==> flow/design.v <==
`timescale 1ns / 1ps
module Risc_16_bit(
 input clk,
 input rst,
 output [15:0] imem_addr,
 input  [15:0] imem_data,
 output        dmem_we,
 output [2:0]  dmem_addr,
 output [15:0] dmem_wdata
);
 wire jump,bne,beq,mem_read,mem_write,alu_src,reg_dst,mem_to_reg,reg_write;
 wire[1:0] alu_op;
 wire [3:0] opcode;
 Datapath_Unit DU
 (
  .clk(clk),
  .rst(rst),
  .imem_addr(imem_addr),
  .imem_data(imem_data),
  .trace_we(dmem_we),
  .trace_addr(dmem_addr),
  .trace_wdata(dmem_wdata),
  .jump(jump),
  .beq(beq),
  .mem_read(mem_read),
  .mem_write(mem_write),
  .alu_src(alu_src),
  .reg_dst(reg_dst),
  .mem_to_reg(mem_to_reg),
  .reg_write(reg_write),
  .bne(bne),
  .alu_op(alu_op),
  .opcode(opcode)
 );
 Control_Unit control
 (
  .opcode(opcode),
  .reg_dst(reg_dst),
  .mem_to_reg(mem_to_reg),
  .alu_op(alu_op),
  .jump(jump),
  .bne(bne),
  .beq(beq),
  .mem_read(mem_read),
  .mem_write(mem_write),
  .alu_src(alu_src),
  .reg_write(reg_write)
 );
endmodule
`timescale 1ns / 1ps
module Datapath_Unit(
 input clk,
 input rst,
 output [15:0] imem_addr,
 input  [15:0] imem_data,
 output trace_we,
 output [2:0] trace_addr,
 output [15:0] trace_wdata,
 input jump,beq,mem_read,mem_write,alu_src,reg_dst,mem_to_reg,reg_write,bne,
 input[1:0] alu_op,
 output[3:0] opcode
);
 reg  [15:0] pc_current;
 wire [15:0] pc_next,pc2;
 wire [15:0] instr;
 wire [2:0] reg_write_dest;
 wire [15:0] reg_write_data;
 wire [2:0] reg_read_addr_1;
 wire [15:0] reg_read_data_1;
 wire [2:0] reg_read_addr_2;
 wire [15:0] reg_read_data_2;
 wire [15:0] ext_im,read_data2;
 wire [2:0] ALU_Control;
 wire [15:0] ALU_out;
 wire zero_flag;
 wire [15:0] PC_j, PC_beq, PC_2beq,PC_2bne,PC_bne;
 wire beq_control;
 wire bne_control;
 wire [12:0] jump_shift;
 wire [15:0] mem_read_data;
 always @(posedge clk)
 begin 
   if (rst)
     pc_current <= 16'd0;
   else
     pc_current <= pc_next;
 end
 assign pc2 = pc_current + 16'd2;
 assign imem_addr = pc_current;
 assign instr = imem_data;
 assign jump_shift = {instr[11:0],1'b0};
 assign reg_write_dest = (reg_dst==1'b1) ? instr[5:3] :instr[8:6];
 assign reg_read_addr_1 = instr[11:9];
 assign reg_read_addr_2 = instr[8:6];
 GPRs reg_file
 (
  .clk(clk),
  .rst(rst),
  .reg_write_en(reg_write),
  .reg_write_dest(reg_write_dest),
  .reg_write_data(reg_write_data),
  .reg_read_addr_1(reg_read_addr_1),
  .reg_read_data_1(reg_read_data_1),
  .reg_read_addr_2(reg_read_addr_2),
  .reg_read_data_2(reg_read_data_2)
 );
 assign ext_im = {{10{instr[5]}},instr[5:0]};  
 alu_control ALU_Control_unit(.ALUOp(alu_op),.Opcode(instr[15:12]),.ALU_Cnt(ALU_Control));
 assign read_data2 = (alu_src==1'b1) ? ext_im : reg_read_data_2;
 ALU alu_unit(.a(reg_read_data_1),.b(read_data2),.alu_control(ALU_Control),.result(ALU_out),.zero(zero_flag));
 assign PC_beq = pc2 + {ext_im[14:0],1'b0};
 assign PC_bne = pc2 + {ext_im[14:0],1'b0};
 assign beq_control = beq & zero_flag;
 assign bne_control = bne & (~zero_flag);
 assign PC_2beq = (beq_control==1'b1) ? PC_beq : pc2;
 assign PC_2bne = (bne_control==1'b1) ? PC_bne : PC_2beq;
 assign PC_j = {pc2[15:13],jump_shift};
 assign pc_next = (jump == 1'b1) ? PC_j :  PC_2bne;
  Data_Memory dm
   (
    .clk(clk),
    .rst(rst),
    .trace_we(trace_we),
    .trace_addr(trace_addr),
    .trace_wdata(trace_wdata),
    .mem_access_addr(ALU_out),
    .mem_write_data(reg_read_data_2),
    .mem_write_en(mem_write),
    .mem_read(mem_read),
    .mem_read_data(mem_read_data)
   );
 assign reg_write_data = (mem_to_reg == 1'b1)?  mem_read_data: ALU_out;
 assign opcode = instr[15:12];
endmodule
`timescale 1ns / 1ps
module Control_Unit(
      input[3:0] opcode,
      output reg[1:0] alu_op,
      output reg jump,beq,bne,mem_read,mem_write,alu_src,reg_dst,mem_to_reg,reg_write    
    );
always @(*)
begin
 case(opcode) 
 4'b0000:  
   begin
    reg_dst = 1'b0;
    alu_src = 1'b1;
    mem_to_reg = 1'b1;
    reg_write = 1'b1;
    mem_read = 1'b1;
    mem_write = 1'b0;
    beq = 1'b0;
    bne = 1'b0;
    alu_op = 2'b00;
    jump = 1'b0;   
   end
 4'b0001: 
   begin
    reg_dst = 1'b0;
    alu_src = 1'b1;
    mem_to_reg = 1'b0;
    reg_write = 1'b0;
    mem_read = 1'b0;
    mem_write = 1'b1;
    beq = 1'b0;
    bne = 1'b0;
    alu_op = 2'b00;
    jump = 1'b0;   
   end
 4'b0010:  
   begin
    reg_dst = 1'b1;
    alu_src = 1'b0;
    mem_to_reg = 1'b0;
    reg_write = 1'b1;
    mem_read = 1'b0;
    mem_write = 1'b0;
    beq = 1'b0;
    bne = 1'b0;
    alu_op = 2'b10;
    jump = 1'b0;   
   end
 4'b0011:  
   begin
    reg_dst = 1'b1;
    alu_src = 1'b0;
    mem_to_reg = 1'b0;
    reg_write = 1'b1;
    mem_read = 1'b0;
    mem_write = 1'b0;
    beq = 1'b0;
    bne = 1'b0;
    alu_op = 2'b10;
    jump = 1'b0;   
   end
 4'b0100:  
   begin
    reg_dst = 1'b1;
    alu_src = 1'b0;
    mem_to_reg = 1'b0;
    reg_write = 1'b1;
    mem_read = 1'b0;
    mem_write = 1'b0;
    beq = 1'b0;
    bne = 1'b0;
    alu_op = 2'b10;
    jump = 1'b0;   
   end
 4'b0101:  
   begin
    reg_dst = 1'b1;
    alu_src = 1'b0;
    mem_to_reg = 1'b0;
    reg_write = 1'b1;
    mem_read = 1'b0;
    mem_write = 1'b0;
    beq = 1'b0;
    bne = 1'b0;
    alu_op = 2'b10;
    jump = 1'b0;   
   end
 4'b0110:  
   begin
    reg_dst = 1'b1;
    alu_src = 1'b0;
    mem_to_reg = 1'b0;
    reg_write = 1'b1;
    mem_read = 1'b0;
    mem_write = 1'b0;
    beq = 1'b0;
    bne = 1'b0;
    alu_op = 2'b10;
    jump = 1'b0;   
   end
 4'b0111:  
   begin
    reg_dst = 1'b1;
    alu_src = 1'b0;
    mem_to_reg = 1'b0;
    reg_write = 1'b1;
    mem_read = 1'b0;
    mem_write = 1'b0;
    beq = 1'b0;
    bne = 1'b0;
    alu_op = 2'b10;
    jump = 1'b0;   
   end
 4'b1000:  
   begin
    reg_dst = 1'b1;
    alu_src = 1'b0;
    mem_to_reg = 1'b0;
    reg_write = 1'b1;
    mem_read = 1'b0;
    mem_write = 1'b0;
    beq = 1'b0;
    bne = 1'b0;
    alu_op = 2'b10;
    jump = 1'b0;   
   end
 4'b1001:  
   begin
    reg_dst = 1'b1;
    alu_src = 1'b0;
    mem_to_reg = 1'b0;
    reg_write = 1'b1;
    mem_read = 1'b0;
    mem_write = 1'b0;
    beq = 1'b0;
    bne = 1'b0;
    alu_op = 2'b10;
    jump = 1'b0;   
   end
 4'b1011: 
   begin
    reg_dst = 1'b0;
    alu_src = 1'b0;
    mem_to_reg = 1'b0;
    reg_write = 1'b0;
    mem_read = 1'b0;
    mem_write = 1'b0;
    beq = 1'b1;
    bne = 1'b0;
    alu_op = 2'b01;
    jump = 1'b0;   
   end
 4'b1100:
   begin
    reg_dst = 1'b0;
    alu_src = 1'b0;
    mem_to_reg = 1'b0;
    reg_write = 1'b0;
    mem_read = 1'b0;
    mem_write = 1'b0;
    beq = 1'b0;
    bne = 1'b1;
    alu_op = 2'b01;
    jump = 1'b0;   
   end
 4'b1101: 
   begin
    reg_dst = 1'b0;
    alu_src = 1'b0;
    mem_to_reg = 1'b0;
    reg_write = 1'b0;
    mem_read = 1'b0;
    mem_write = 1'b0;
    beq = 1'b0;
    bne = 1'b0;
    alu_op = 2'b00;
    jump = 1'b1;   
   end   
 default: begin
    reg_dst = 1'b1;
    alu_src = 1'b0;
    mem_to_reg = 1'b0;
    reg_write = 1'b1;
    mem_read = 1'b0;
    mem_write = 1'b0;
    beq = 1'b0;
    bne = 1'b0;
    alu_op = 2'b00;
    jump = 1'b0; 
   end
 endcase
 end
endmodule
`timescale 1ns / 1ps
module alu_control(
    input [1:0] ALUOp,
    input [3:0] Opcode,
    output reg [2:0] ALU_Cnt
);
always @(*) begin
    case(ALUOp)
        2'b00: ALU_Cnt = 3'b000;  
        2'b01: ALU_Cnt = 3'b001;  
        2'b10: begin  
            case(Opcode)
                4'b0010: ALU_Cnt = 3'b000;  
                4'b0011: ALU_Cnt = 3'b001;  
                4'b0100: ALU_Cnt = 3'b010;  
                4'b0101: ALU_Cnt = 3'b011;  
                4'b0110: ALU_Cnt = 3'b100;  
                4'b0111: ALU_Cnt = 3'b101;  
                4'b1000: ALU_Cnt = 3'b110;  
                4'b1001: ALU_Cnt = 3'b111;  
                default: ALU_Cnt = 3'b000;
            endcase
        end
        default: ALU_Cnt = 3'b000;
    endcase
end
endmodule
module ALU(
 input  [15:0] a,  
 input  [15:0] b,  
 input  [2:0] alu_control, 
 output reg [15:0] result,  
 output zero
    );
always @(*)
begin 
 case(alu_control)
 3'b000: result = a + b; 
 3'b001: result = a - b; 
 3'b010: result = ~a;
 3'b011: result = a<<b;
 3'b100: result = a>>b;
 3'b101: result = a & b;
 3'b110: result = a | b; 
 3'b111: begin if (a<b) result = 16'd1;
    else result = 16'd0;
    end
 default:result = a + b; 
 endcase
end
assign zero = (result==16'd0) ? 1'b1: 1'b0;
endmodule
`timescale 1ns / 1ps
module GPRs(
 input    clk,
 input    rst,
 input    reg_write_en,
 input  [2:0] reg_write_dest,
 input  [15:0] reg_write_data,
 input  [2:0] reg_read_addr_1,
 output  [15:0] reg_read_data_1,
 input  [2:0] reg_read_addr_2,
 output  [15:0] reg_read_data_2
);
 reg [15:0] reg_array [7:0];
 integer i;
 always @ (posedge clk ) begin
   if (rst) begin
    for(i=0;i<8;i=i+1)
     reg_array[i] <= 16'd0;
   end
   else if(reg_write_en) begin
    reg_array[reg_write_dest] <= reg_write_data;
   end
 end
 assign reg_read_data_1 = reg_array[reg_read_addr_1];
 assign reg_read_data_2 = reg_array[reg_read_addr_2];
endmodule
`timescale 1ns / 1ps
module Data_Memory(
 input clk,
 input rst,
 output reg        trace_we,
 output reg [2:0]  trace_addr,
 output reg [15:0] trace_wdata,
 input [15:0]   mem_access_addr,
 input [15:0]   mem_write_data,
 input     mem_write_en,
 input mem_read,
 output [15:0]   mem_read_data
);
reg [16 - 1:0] memory [8 - 1:0];
wire [2:0] ram_addr=mem_access_addr[2:0];
integer i;
 always @(posedge clk) begin
  if (rst) begin
   for (i = 0; i < 8; i = i + 1)
    memory[i] <= 16'd0;
  end
  else if (mem_write_en)
   memory[ram_addr] <= mem_write_data;
 end
 always @(posedge clk) begin
  if (rst) begin
   trace_we    <= 1'b0;
   trace_addr  <= 3'd0;
   trace_wdata <= 16'd0;
  end
  else begin
   trace_we    <= mem_write_en;
   trace_addr  <= ram_addr;
   trace_wdata <= mem_write_data;
  end
 end
 assign mem_read_data = (mem_read==1'b1) ? memory[ram_addr]: 16'd0; 
endmodule
# Reports on Risc_16_bit
# Tool output for the design above before and after an edit, in the order of the flow.
# "before" refers to lines of the RTL above, "after" to lines of the edited file.
# "diff" is "after" less "before", of the values as shown.
# Operators carry their Yosys type and port widths (W data, S select, Z words).
# Cell names lack the library's common part.
inputs:
  top: "Risc_16_bit"
  clk_port: "clk"
  lib: "sky130hd"
  corner: "tt_025C_1v80"

# The edit
# Unified diff, file above to edited file.
# A script made this edit. It changes what the design does and was not meant as an optimisation.
# begin of diff
@@ -109,5 +109,5 @@
  assign read_data2 = (alu_src==1'b1) ? ext_im : reg_read_data_2;
  ALU alu_unit(.a(reg_read_data_1),.b(read_data2),.alu_control(ALU_Control),.result(ALU_out),.zero(zero_flag));
- assign PC_beq = pc2 + {ext_im[14:0],1'b0};
+ assign PC_beq = pc2 * {ext_im[14:0],1'b0};
  assign PC_bne = pc2 + {ext_im[14:0],1'b0};
  assign beq_control = beq & zero_flag;
# end of diff

# After elaboration
# Yosys after proc, flatten, opt, wreduce and memory -nomap, before mapping. Memory bits, and registers merged into a memory's read port (data or address), are not among the register bits. Print and check cells are not counted.
# Yosys's memory passes give these memory sizes; they may raise the number of words (mostly to a power of two), join words into wider ones and drop unused or constant bits.
bits:
  columns: ["item", "before", "after", "diff"]
  rows:
  - ["mem_bits_ro", 224, 224, 0]
  - ["output_inout_bits", 36, 36, 0]
  - ["latchBits", 0, 0, 0]
  - ["n_memories", 4, 4, 0]
  - ["mem_bits_rw", 256, 256, 0]
  - ["regBits", 36, 36, 0]
op_classes:
  columns: ["item", "before", "after", "diff"]
  rows:
  - ["n_logic", 6, 6, 0]
  - ["mux", 24, 24, 0]
  - ["n_addsub", 4, 4, 0]
  - ["mul", 0, 1, 1]
  - ["div_mod_pow", 0, 0, 0]
  - ["equal", 9, 9, 0]
  - ["shift", 2, 2, 0]
  - ["compare", 1, 1, 0]
  - ["reduce_and_logical", 3, 3, 0]
op_table:
  columns: ["operator", "before", "after", "diff"]
  rows:
  - ["$mul A16 B15 Y15", 0, 1, 1]
# Operator kinds equal on both sides are left out: 24.

# Longest topological paths
# Longest topological path by Yosys (ltp), each cell counted once; first at word level (registers and memories cut), then after technology mapping (sequential cells cut; the memories' decode and read muxes count).
logic_depth:
  columns: ["item", "before", "after", "diff"]
  rows:
  - ["depth_word", 10, 10, 0]
  - ["ABC_AREA", "0", "0", null]
  - ["depth_mapped", 25, 27, 2]
  - ["depth_no_buf", 20, 26, 6]

# Netlist
# The flow's flattened synthesis, as Yosys stat reports it; memories are mapped. The netlist is that of the ABC_AREA named above (0 if unset); the other value can give another one.
mapped:
  columns: ["item", "before", "after", "diff"]
  rows:
  - ["buf_cells", 111, 141, 30]
  - ["ffs", 291, 292, 1]
  - ["mapped_area_um2", 19518.7, 22912.0, 3393.3]
  - ["mapped_cells", 1856, 2353, 497]
types:
  columns: ["cell_type", "before", "after", "diff"]
  rows:
  - ["nor2_1", 285, 430, 145]
  - ["inv_1", 49, 155, 106]
  - ["mux2i_1", 206, 125, -81]
  - ["fa_1", 3, 66, 63]
  - ["nand2_1", 119, 175, 56]
  - ["nor3_1", 33, 83, 50]
  - ["nor2b_1", 76, 31, -45]
  - ["ha_1", 65, 108, 43]
  - ["o21ai_0", 31, 66, 35]
  - ["xnor2_1", 31, 65, 34]
  - ["a21oi_1", 48, 72, 24]
  - ["o22ai_1", 22, 42, 20]
  - ["mux4_2", 35, 54, 19]
  - ["buf_2", 25, 43, 18]
  - ["clkbuf_1", 50, 66, 16]
  - ["buf_4", 17, 6, -11]
  - ["o221a_1", 0, 10, 10]
  - ["a311oi_1", 2, 11, 9]
# Cell types equal on both sides are left out: 16.
# The list need not be complete.
# The figures by module come from a second, unflattened synthesis with its own total; it is not the netlist above.
unflattened:
  columns: ["item", "before", "after", "diff"]
  rows:
  - ["cells_unflattened", 1805, 2179, 374]
  - ["area_unflattened_um2", 19966.6, 23083.4, 3116.8]
# Each row is one instance without its submodules.
modules_before:
  columns: ["mod", "seq_area_um2", "mod_area_um2", "cells", "instances"]
  rows:
  - ["GPRs", 3843.7, 6906.6, 430, 1]
  - ["Data_Memory", 4244.1, 6628.9, 506, 1]
  - ["ALU", 0.0, 4067.7, 561, 1]
  - ["Datapath_Unit", 300.3, 2104.5, 273, 1]
  - ["Control_Unit", 0.0, 148.9, 20, 1]
  - ["alu_control", 0.0, 110.1, 15, 1]
  - ["Risc_16_bit", 0.0, 0.0, 0, 1]
modules_after:
  columns: ["mod", "seq_area_um2", "mod_area_um2", "cells", "instances"]
  rows:
  - ["GPRs", 3843.7, 6910.4, 430, 1]
  - ["Data_Memory", 4244.1, 6628.9, 506, 1]
  - ["Datapath_Unit", 320.3, 5167.5, 617, 1]
  - ["ALU", 0.0, 4117.7, 591, 1]
  - ["Control_Unit", 0.0, 148.9, 20, 1]
  - ["alu_control", 0.0, 110.1, 15, 1]
  - ["Risc_16_bit", 0.0, 0.0, 0, 1]

# Worst setup path after synthesis
# OpenSTA on the mapped netlist: ideal clock, no wires. The path of least setup slack (recovery checks aside). Input and output delay are each 20% of the period. Register names are those of the netlist, which keeps one name where synthesis merged equal registers.
synth_path:
  columns: ["item", "before", "after", "diff"]
  rows:
  - ["kind", "input port to flip-flop", "input port to flip-flop", null]
  - ["from", "in imem_data[6]", "in imem_data[7]", null]
  - ["to", "reg DU.pc_current[4]", "mem DU.dm.memory[6][0]", null]
  - ["t_arrival_ns", 6.676, 6.554, -0.122]
  - ["clock_period_ns", 6.4, 6.4, 0.0]
  - ["stages", 23, 21, -2]
  - ["path_slack_ns", -0.365, -0.518, -0.153]
  - ["delay_ns", 5.484, 5.638, 0.154]
  - ["in_delay_ns", 1.280, 1.280, 0.000]
  - ["n_path_buf", 6, 7, 1]
  - ["t_first_pin_ns", 1.280, 1.280, 0.000]
  - ["period_less_setup_slack_ns", 6.765, 6.918, 0.153]
# "delay_ns" = arrival - input delay + setup time.
# "stages": output pins that drive a net of the path, with the launching flip-flop's if there is one; two outputs of one cell count as two.
# "period_less_setup_slack_ns" = period - worst setup slack (recovery checks aside). The figure is calculated, with input and output delays left at 20% of the set period.
# The rows between start and end are the longest chain of elaborated cells between them; the timing report does not say that the signal goes this way. Where chains are equally long, one stands for them.
# A line is the first line of the expression or statement that the cell stems from. Yosys adds cells for indexed reads and writes and turns some case tables into memories.
# A memory read counts as a cell of the chain, while the word-level depth stops at memories.
synth_between_before:
  path_cell_list: "buf_6 -> buf_6 -> buf_4 -> buf_1 -> mux4_2 -> mux2i_1 -> a21o_1 -> ha_1 -> clkbuf_1 -> nor3_1 -> a221oi_1 -> and3_1 -> o41ai_1 -> a211oi_1 -> o21bai_1 -> xnor2_1 -> a221o_1 -> a21oi_1 -> and4_4 -> mux2i_4 -> buf_6 -> nand2_1 -> a311oi_2"
  elab_chain_cells: 11
synth_rtl_before:
  columns: ["item", "line_no", "rtl"]
  rows:
  - ["start: declaration", 6, "input  [15:0] imem_data,"]
  - ["$mem_v2 Z8 W16", 392, "reg [15:0] reg_array [7:0];"]
  - ["$mux W16", 109, "assign read_data2 = (alu_src==1'b1) ? ext_im : reg_read_data_2;"]
  - ["$lt A16 B16 Y1", 372, "3'b111: begin if (a<b) result = 16'd1;"]
  - ["$mux W1", 372, null]
  - ["$pmux W16 S8", 364, "case(alu_control)"]
  - ["$logic_not A16 Y1", 378, "assign zero = (result==16'd0) ? 1'b1: 1'b0;"]
  - ["$mux W1", 378, null]
  - ["$and A1 B1 Y1", 113, "assign beq_control = beq & zero_flag;"]
  - ["$mux W16", 115, "assign PC_2beq = (beq_control==1'b1) ? PC_beq : pc2;"]
  - ["$mux W16", 116, "assign PC_2bne = (bne_control==1'b1) ? PC_bne : PC_2beq;"]
  - ["$mux W16", 118, "assign pc_next = (jump == 1'b1) ? PC_j :  PC_2bne;"]
  - ["end: assignment", 84, "pc_current <= 16'd0;"]
  - ["end: assignment", 86, "pc_current <= pc_next;"]
  - ["end: declaration", 63, "reg  [15:0] pc_current;"]
# after: The path ends at the enable pin of a flip-flop; only ways to that pin are counted.
synth_between_after:
  path_cell_list: "buf_4 -> buf_6 -> buf_1 -> mux4_2 -> mux2i_1 -> a21o_1 -> ha_1 -> clkbuf_1 -> nor3_1 -> nor2_1 -> a41o_1 -> a21oi_1 -> o21ai_0 -> a2111o_1 -> a31oi_1 -> o21ai_1 -> clkbuf_1 -> clkbuf_1 -> nand3_1 -> clkbuf_1 -> nand2_1"
  elab_chain_cells: 7
synth_rtl_after:
  columns: ["item", "line_no", "rtl"]
  rows:
  - ["start: declaration", 6, "input  [15:0] imem_data,"]
  - ["$mem_v2 Z8 W16", 392, "reg [15:0] reg_array [7:0];"]
  - ["$mux W16", 109, "assign read_data2 = (alu_src==1'b1) ? ext_im : reg_read_data_2;"]
  - ["$lt A16 B16 Y1", 372, "3'b111: begin if (a<b) result = 16'd1;"]
  - ["$mux W1", 372, null]
  - ["$pmux W16 S8", 364, "case(alu_control)"]
  - ["$mux W3", 427, "else if (mem_write_en)"]
  - ["$mux W3", 423, "if (rst) begin"]
  - ["end: declaration", 419, "reg [16 - 1:0] memory [8 - 1:0];"]

# Path in the finished layout
# Path of least setup slack in the final report of each run of set A (OpenROAD, finished layout, wires in). Where an end is a register, its clock arrival counts in the times.
layout_path:
  columns: ["item", "before", "after", "diff"]
  rows:
  - ["kind", "input port to flip-flop", "input port to flip-flop", null]
  - ["from", "in imem_data[7]", "in imem_data[14]", null]
  - ["to", "reg DU.pc_current[5]", "reg DU.pc_current[5]", null]
  - ["stages", 21, 23, 2]
  - ["path_slack_ns", 0.18, 0.10, -0.08]
  - ["t_first_pin_ns", 1.27, 1.27, 0.00]
  - ["clock_period_ns", 6.33, 6.33, 0.00]
  - ["t_arrival_ns", 6.60, 6.67, 0.07]
  - ["n_path_buf", 4, 8, 4]
  - ["in_delay_ns", 1.27, 1.27, 0.00]
# The rows between start and end are the longest chain of elaborated cells between them; the timing report does not say that the signal goes this way. Where chains are equally long, one stands for them.
# A memory read counts as a cell of the chain, while the word-level depth stops at memories.
layout_between_before:
  path_cell_list: "clkdlybuf4s50_1 -> buf_4 -> nand2_1 -> buf_4 -> o22ai_1 -> o31a_1 -> ha_1 -> nor2b_1 -> o21ai_0 -> and3_1 -> o21ai_0 -> a221oi_2 -> o41ai_1 -> o31ai_1 -> o311ai_1 -> nor4_1 -> and4_4 -> mux2i_4 -> buf_12 -> nand2_1 -> a311oi_2"
  elab_chain_cells: 11
layout_rtl_before:
  columns: ["item", "line_no", "rtl"]
  rows:
  - ["start: declaration", 6, "input  [15:0] imem_data,"]
  - ["$mem_v2 Z8 W16", 392, "reg [15:0] reg_array [7:0];"]
  - ["$mux W16", 109, "assign read_data2 = (alu_src==1'b1) ? ext_im : reg_read_data_2;"]
  - ["$lt A16 B16 Y1", 372, "3'b111: begin if (a<b) result = 16'd1;"]
  - ["$mux W1", 372, null]
  - ["$pmux W16 S8", 364, "case(alu_control)"]
  - ["$logic_not A16 Y1", 378, "assign zero = (result==16'd0) ? 1'b1: 1'b0;"]
  - ["$mux W1", 378, null]
  - ["$and A1 B1 Y1", 113, "assign beq_control = beq & zero_flag;"]
  - ["$mux W16", 115, "assign PC_2beq = (beq_control==1'b1) ? PC_beq : pc2;"]
  - ["$mux W16", 116, "assign PC_2bne = (bne_control==1'b1) ? PC_bne : PC_2beq;"]
  - ["$mux W16", 118, "assign pc_next = (jump == 1'b1) ? PC_j :  PC_2bne;"]
  - ["end: assignment", 84, "pc_current <= 16'd0;"]
  - ["end: assignment", 86, "pc_current <= pc_next;"]
  - ["end: declaration", 63, "reg  [15:0] pc_current;"]
layout_between_after:
  path_cell_list: "clkdlybuf4s50_1 -> buf_4 -> or3_4 -> buf_4 -> and2_1 -> ha_1 -> nand2b_1 -> buf_4 -> or3_4 -> nand2_1 -> nor2_1 -> buf_4 -> a222oi_1 -> o41ai_1 -> a31oi_1 -> o211ai_1 -> buf_4 -> nor4_4 -> buf_4 -> nand4_4 -> buf_12 -> mux2_4 -> o221a_1"
  elab_chain_cells: 11
layout_rtl_after:
  columns: ["item", "line_no", "rtl"]
  rows:
  - ["start: declaration", 6, "input  [15:0] imem_data,"]
  - ["$mem_v2 Z16 W11", 143, "case(opcode)"]
  - ["$mux W16", 109, "assign read_data2 = (alu_src==1'b1) ? ext_im : reg_read_data_2;"]
  - ["$lt A16 B16 Y1", 372, "3'b111: begin if (a<b) result = 16'd1;"]
  - ["$mux W1", 372, null]
  - ["$pmux W16 S8", 364, "case(alu_control)"]
  - ["$logic_not A16 Y1", 378, "assign zero = (result==16'd0) ? 1'b1: 1'b0;"]
  - ["$mux W1", 378, null]
  - ["$and A1 B1 Y1", 113, "assign beq_control = beq & zero_flag;"]
  - ["$mux W16", 115, "assign PC_2beq = (beq_control==1'b1) ? PC_beq : pc2;"]
  - ["$mux W16", 116, "assign PC_2bne = (bne_control==1'b1) ? PC_bne : PC_2beq;"]
  - ["$mux W16", 118, "assign pc_next = (jump == 1'b1) ? PC_j :  PC_2bne;"]
  - ["end: assignment", 84, "pc_current <= 16'd0;"]
  - ["end: assignment", 86, "pc_current <= pc_next;"]
  - ["end: declaration", 63, "reg  [15:0] pc_current;"]

# Layout results
# Runs of the flow (Yosys, OpenROAD) on both versions; the two runs of a pair have the same settings. The constraints put input and output delay at 20% of the set period each and load the outputs with 0.01 pF.
settings_set_A:
  period_ns: 6.33
  CAP_MARGIN: 20
  CORE_MARGIN: 2
  CORE_UTILIZATION: 40
  SLEW_MARGIN: 20
measured_set_A:
  columns: ["item", "before", "after", "diff"]
  rows:
  - ["fin_tns_ns", 0.000, 0.000, 0.000]
  - ["post_synth_area_um2", 19518.7, 22912.0, 3393.3]
  - ["hold_ws_ns", 0.658, 0.678, 0.020]
  - ["post_route_stdcell_area_um2", 23941.7, 29095.4, 5153.7]
  - ["achievedPeriod_ns", 6.148, 6.228, 0.080]
  - ["power.total_mw", 7.140, 8.321, 1.181]
  - ["post_route_util_pct", 49.9, 51.5, 1.6]
  - ["final_setup_ws_ns", 0.182, 0.102, -0.080]
  - ["die_area_um2", 50580.0, 59209.5, 8629.5]
settings_set_B:
  CAP_MARGIN: 10
  CELL_PAD_IN_SITES_GLOBAL_PLACEMENT: 0
  CORE_MARGIN: 10
  CORE_UTILIZATION: 21
  CTS_CLUSTER_SIZE: 38
  GPL_ROUTABILITY_DRIVEN: 0
  PLACE_DENSITY: 0.37
  SETUP_SLACK_MARGIN: 1.38
  period_ns: 4.83
  SLEW_MARGIN: 20
measured_set_B:
  columns: ["item", "before", "after", "diff"]
  rows:
  - ["fin_tns_ns", -15.942, -143.291, -127.349]
  - ["post_synth_area_um2", 19518.7, 22912.0, 3393.3]
  - ["hold_ws_ns", 0.659, 0.734, 0.075]
  - ["post_route_stdcell_area_um2", 29482.0, 35195.0, 5713.0]
  - ["achievedPeriod_ns", 5.039, 6.154, 1.115]
  - ["power.total_mw", 10.866, 12.373, 1.507]
  - ["post_route_util_pct", 32.1, 32.4, 0.3]
  - ["final_setup_ws_ns", -0.209, -1.324, -1.115]
  - ["die_area_um2", 105541.0, 122717.0, 17176.0]
# By "achievedPeriod_ns" is meant the clock period of the run minus its worst setup slack. This is arithmetic on one report: input and output delays are still those of the set period (20% each).
# "power.total_mw" is the tool's figure for a default switching activity; nothing was simulated.
